==> flow/design.v <==
module avg(input clk, input [7:0]p1, input [7:0]p2, output reg [7:0]pout);
wire [7:0] outp;
assign outp = {1'b0 , p1[7:1]} + {1'b0 , p2[7:1]};
always@(posedge clk)
begin
	pout <= outp;
end 
endmodule
module subtract(input clk, input [7:0]p1, input [7:0]p2, output reg [7:0]pout);
wire [8:0] diff = {1'b0, p1} - {1'b0, p2};
wire [7:0] mag = diff[8] ? (8'd0 - diff[7:0]) : diff[7:0];
always@(posedge clk)
begin
	pout <= mag/2;
end 
endmodule
module wavelet_1d (clk ,pixel ,pix_out);
input clk ;
input [63:0] pixel ;
output reg [63:0] pix_out;
wire [63:0]pix_out_inter;
wire [63:0] out_illusion ;
genvar i;
	generate 
		for(i=0;i<4;i=i+1) 
		begin : name
			avg u0 (clk,pixel[16*i+7:16*i], pixel[16*i+15:16*i+8],out_illusion[8*i+7:8*i]);
			subtract u1 (clk,pixel[16*i+7:16*i], pixel[16*i+15:16*i+8],out_illusion[8*i+39:8*i+32]);
		end
	endgenerate 
	assign pix_out_inter = {out_illusion[31:0],out_illusion[63:32]};
always@(posedge clk)
	begin
		pix_out <= pix_out_inter;
	end
endmodule
module wavelet_2d (clk ,pixel_out1, pixel_out2 ,pixelcol_out1,pixelcol_out2,dwt_valid);
input clk ;
input [63:0] pixel_out1, pixel_out2 ;
output reg [63:0] pixelcol_out1,pixelcol_out2;
output reg dwt_valid;
wire [63:0]pixelcol1_inter,pixelcol2_inter;
wire [63:0] out_illusion20 ;
wire [63:0] out_illusion21;
genvar j;
	generate 
		for(j=0;j<8;j=j+1) 
		begin : name
			avg u0 (clk,pixel_out1[8*j+7:8*j], pixel_out2[8*j+7:8*j],out_illusion20[8*j+7:8*j]);
			subtract u1 (clk,pixel_out2[8*j+7:8*j], pixel_out1[8*j+7:8*j], out_illusion21[8*j+7:8*j]);
		end
	endgenerate 
	assign pixelcol1_inter = out_illusion20;
	assign pixelcol2_inter = out_illusion21;
always@(posedge clk)
	begin
		pixelcol_out1 <= pixelcol1_inter;
		pixelcol_out2 <= pixelcol2_inter;
	   dwt_valid <= 1'b1;
	end
endmodule
module DWT(clk, inp1,inp2,inp3,inp4,inp5,inp6,inp7,inp8, outp1,outp2,outp3,outp4,outp5,outp6,outp7,outp8,dwt_valid);
input clk;
input [63:0]inp1,inp2,inp3,inp4,inp5,inp6,inp7,inp8;
output [63:0] outp1,outp2,outp3,outp4,outp5,outp6,outp7,outp8;
output dwt_valid;
wire [63:0] inp_1d [7:0];
wire [63:0] out_1d [7:0];
wire dwt_valid1, dwt_valid2, dwt_valid3, dwt_valid4;
assign inp_1d [0] = inp1;
assign inp_1d [1] = inp2;
assign inp_1d [2] = inp3;
assign inp_1d [3] = inp4;
assign inp_1d [4] = inp5;
assign inp_1d [5] = inp6;
assign inp_1d [6] = inp7;
assign inp_1d [7] = inp8;
genvar j;
	generate 
		for(j=0;j<8;j=j+1) 
		begin : name
			wavelet_1d u0(clk,inp_1d[j],out_1d[j]);
		end
	endgenerate 
wavelet_2d x1 (clk, out_1d[0],out_1d[1],outp1,outp5,dwt_valid1);
wavelet_2d x2 (clk, out_1d[2],out_1d[3],outp2,outp6,dwt_valid2);
wavelet_2d x3 (clk, out_1d[4],out_1d[5],outp3,outp7,dwt_valid3);
wavelet_2d x4 (clk, out_1d[6],out_1d[7],outp4,outp8,dwt_valid4);
assign dwt_valid = dwt_valid1 && dwt_valid2 && dwt_valid3 && dwt_valid4;
endmodule
* Reports on DWT *
The steps from the RTL of DWT to its reports follow in flow order.
Line numbers count from 1 in the design file above.
Operators: Yosys type, input widths -> output width; for muxes data width and select width s.
A cell with - has no value.

inputs
  top = DWT
  clock = clk
  standard-cell library = sky130hd
  library corner = tt_025C_1v80

* Word level *
Source: Yosys, flattened and elaborated. Widths are those after wreduce; folded enables and synchronous resets count as part of the registers. Registers that Yosys merges into a memory's read port (data or address) are not register bits. Print and check cells do not count. Equal cells are merged and count once.

storage and ports
  flip-flop bits (word level) = 1920
  bits of input ports = 513
  output and inout bits = 513

operators by class
  $add $sub $neg = 192
  muxes and demuxes = 64

operators by type and width
  kind                 number
  $sub 1x8->8 const A  64
  $mux 8               64
  $sub 8x8->9          48
  $add 7x7->8          48
  $sub 7x7->8          16
  $add 6x6->7          16

* Longest topological paths *
Depth = most cells in a row (Yosys ltp): at word level without a register or memory, in the mapped netlist without a sequential cell, where the memories' decode and read muxes count.

depth
  word-level depth = 3
  ABC_AREA = 0
  depth in mapped cells = 10
  mapped depth without buffers = 10

* Netlist *
Yosys stat after the flow's synthesis: flattened, memories mapped to cells. It holds for the ABC_AREA given above (unset counts as 0); a run with the other value may have another netlist.

cells by type
  cell                       number
  sky130_fd_sc_hd__dfxtp_1   1888
  sky130_fd_sc_hd__ha_1      992
  sky130_fd_sc_hd__xnor2_1   729
  sky130_fd_sc_hd__inv_1     1160
  sky130_fd_sc_hd__nor2_1    774
  sky130_fd_sc_hd__fa_1      128
  sky130_fd_sc_hd__a21oi_1   503
  sky130_fd_sc_hd__o21bai_1  329
  sky130_fd_sc_hd__xor2_1    246
  sky130_fd_sc_hd__o31ai_1   144
  sky130_fd_sc_hd__o21a_1    109
  sky130_fd_sc_hd__mux2_2    63
  sky130_fd_sc_hd__a211oi_1  86
  sky130_fd_sc_hd__o21ai_0   112
  sky130_fd_sc_hd__nand3_1   106
  sky130_fd_sc_hd__a31oi_1   82
  sky130_fd_sc_hd__o21bai_2  39
  sky130_fd_sc_hd__nor2b_1   64

Not listed: further types 31, cells in them 475.

mapped netlist
  standard cells after synthesis = 8029
  chip area (Yosys) = 82591.7 um^2
  area of sequential cells = 37796.2 um^2
  mapped flip-flops = 1888

The figures by module come from a second, unflattened synthesis with its own total; it is not the netlist above.

unflattened totals
  cell total of the unflattened synthesis = 8841
  area (unflattened synthesis) = 89980.0 um^2

Each row is one instance without its submodules.

modules
  module      times used  cells  area (um^2)
  subtract    64          76     648.1
  avg         64          46     436.7
  wavelet_2d  4           130    2573.7
  wavelet_1d  8           64     1281.2
  DWT         1           1      8.8

* Timing after synthesis *
Source: OpenSTA report_checks on the synthesized netlist (no wires, ideal clock, input and output delay 20% of the period each), path of least setup slack; recovery checks are left aside. Register names are those of the netlist, which keeps one name where synthesis merged equal registers.

timing path post-synthesis
  kind = input port to flip-flop
  from = input port inp1[0]
  to = register name[0].u0.name[0].u1.pout[6]
  clock period = 4.5 ns
  setup time = 0.121 ns
  launch time at the first pin = 0.900 ns
  arrival time = 2.556 ns
  path slack = 1.823 ns
  delay of the path = 1.777 ns
  stages = 10
  synthesis period reached = 2.677 ns

"delay of the path" = arrival - input delay + setup time.
"stages" counts driving pins, that of a launching flip-flop among them; a cell with two outputs on the path counts twice.
"synthesis period reached" = period - worst setup slack (recovery checks aside). The figure is calculated, with input and output delays left at 20% of the set period.
The rows between start and end are the longest chain of elaborated cells between them; the timing report does not say that the signal goes this way. Where chains are equally long, one stands for them.
A line is the first line of the expression or statement that the cell stems from. Yosys adds cells for indexed reads and writes and turns some case tables into memories.

on the way, post-synthesis
  cells stage by stage = sky130_fd_sc_hd__inv_1 > sky130_fd_sc_hd__ha_1 > sky130_fd_sc_hd__inv_1 > sky130_fd_sc_hd__fa_1 > sky130_fd_sc_hd__a211oi_1 > sky130_fd_sc_hd__o21bai_1 > sky130_fd_sc_hd__a21oi_1 > sky130_fd_sc_hd__xor2_1 > sky130_fd_sc_hd__a31oi_1 > sky130_fd_sc_hd__xnor2_1
  cells in the longest elaborated chain = 3
  elaborated cells between the ends (all ways) = 3
  RTL lines with such cells = 2
  those cells by class = add/sub: 2; mux: 1

RTL lines, path post-synthesis
  element             RTL line  text
  start: declaration  64        input [63:0]inp1,inp2,inp3,inp4,inp5,inp6,inp7,inp8;
  $sub 8x8->9         10        wire [8:0] diff = {1'b0, p1} - {1'b0, p2};
  $sub 1x8->8         11        wire [7:0] mag = diff[8] ? (8'd0 - diff[7:0]) : diff[7:0];
  $mux 8              11
  end: assignment     14        pout <= mag/2;
  end: declaration    9         module subtract(input clk, input [7:0]p1, input [7:0]p2, output reg [7:0]pout);

* Worst path after layout *
Path of least setup slack in the final report of job 1 (OpenROAD, finished layout, wires in). Where an end is a register, its clock arrival counts in the times.

timing path post-layout
  kind = flip-flop to output port
  from = register x2.pixelcol_out1[49]
  to = output port outp2[49]
  clock period = 2.78 ns
  launch time at the first pin = 0.83 ns
  arrival time = 1.92 ns
  path slack = 0.30 ns
  stages = 2

on the way, post-layout
  cells stage by stage = sky130_fd_sc_hd__dfxtp_1 > sky130_fd_sc_hd__clkdlybuf4s50_1
  cells in the longest elaborated chain = 0
  elaborated cells between the ends (all ways) = 0
  RTL lines with such cells = 0

RTL lines, path post-layout
  element             RTL line  text
  start: declaration  40        output reg [63:0] pixelcol_out1,pixelcol_out2;
  start: assignment   57        pixelcol_out1 <= pixelcol1_inter;
  end: declaration    65        output [63:0] outp1,outp2,outp3,outp4,outp5,outp6,outp7,outp8;

## Implementation results

Flow measurements of DWT on sky130hd: 4 stored runs with different settings, listed in no order. Input and output delays are each 20% of the period that was set; the output load is 0.01 pF.
"period achieved" means the clock period less the worst setup slack. The figure is calculated, with input and output delays left at 20% of the set period.
"time on the worst setup path" = time allowed to the worst setup path (clock period - input delay - output delay, where it has them) - its slack; a late launch clock adds to it, a late capture clock takes from it.
By "overall power" is meant OpenSTA's value without simulated activity: inputs other than the clock are taken to toggle once in ten clock periods, and the tool carries that through the logic.
Settings: . = not set for that run.
Results: . = not shown.

name                                       job 1                     job 2                     job 3  job 4
CORE_UTILIZATION                           40                        40                        47     46
period_ns                                  2.78                      2.78                      1.89   2.04
CAP_MARGIN                                 20                        20                        40     0
CORE_MARGIN                                2                         2                         2      5
SLEW_MARGIN                                20                        20                        20     20
SETUP_SLACK_MARGIN                         .                         0.27                      0.02   -0.18
CELL_PAD_IN_SITES_DETAIL_PLACEMENT         .                         .                         1      2
CTS_CLUSTER_SIZE                           .                         .                         82     86
GPL_ROUTABILITY_DRIVEN                     .                         .                         0      .
HOLD_SLACK_MARGIN                          .                         .                         -0.03  .
MIN_ROUTING_LAYER                          .                         .                         met1   .
PLACE_DENSITY_LB_ADDON                     .                         .                         0.25   .
TNS_END_PERCENT                            .                         .                         55     .
total negative slack on setup checks (ns)  0.000                     0.000                     .      .
area of the synthesized netlist (um^2)     82591.7                   82591.7                   .      .
period achieved (ns)                       2.477                     2.416                     .      .
final design utilization                   0.514                     0.515                     .      .
overall power (W)                          0.115512                  0.115536                  .      .
setup slack of the worst path (ns)         0.303                     0.364                     .      .
time on the worst setup path (ns)          1.92                      1.86                      .      .
class of the worst setup path              flip-flop to output port  flip-flop to output port  .      .
die area (um^2)                            210131.0                  210131.0                  .      .

Job 3: did not finish, routing stopped with GRT-0116
Job 4: did not finish, placement stopped with DPL-0033
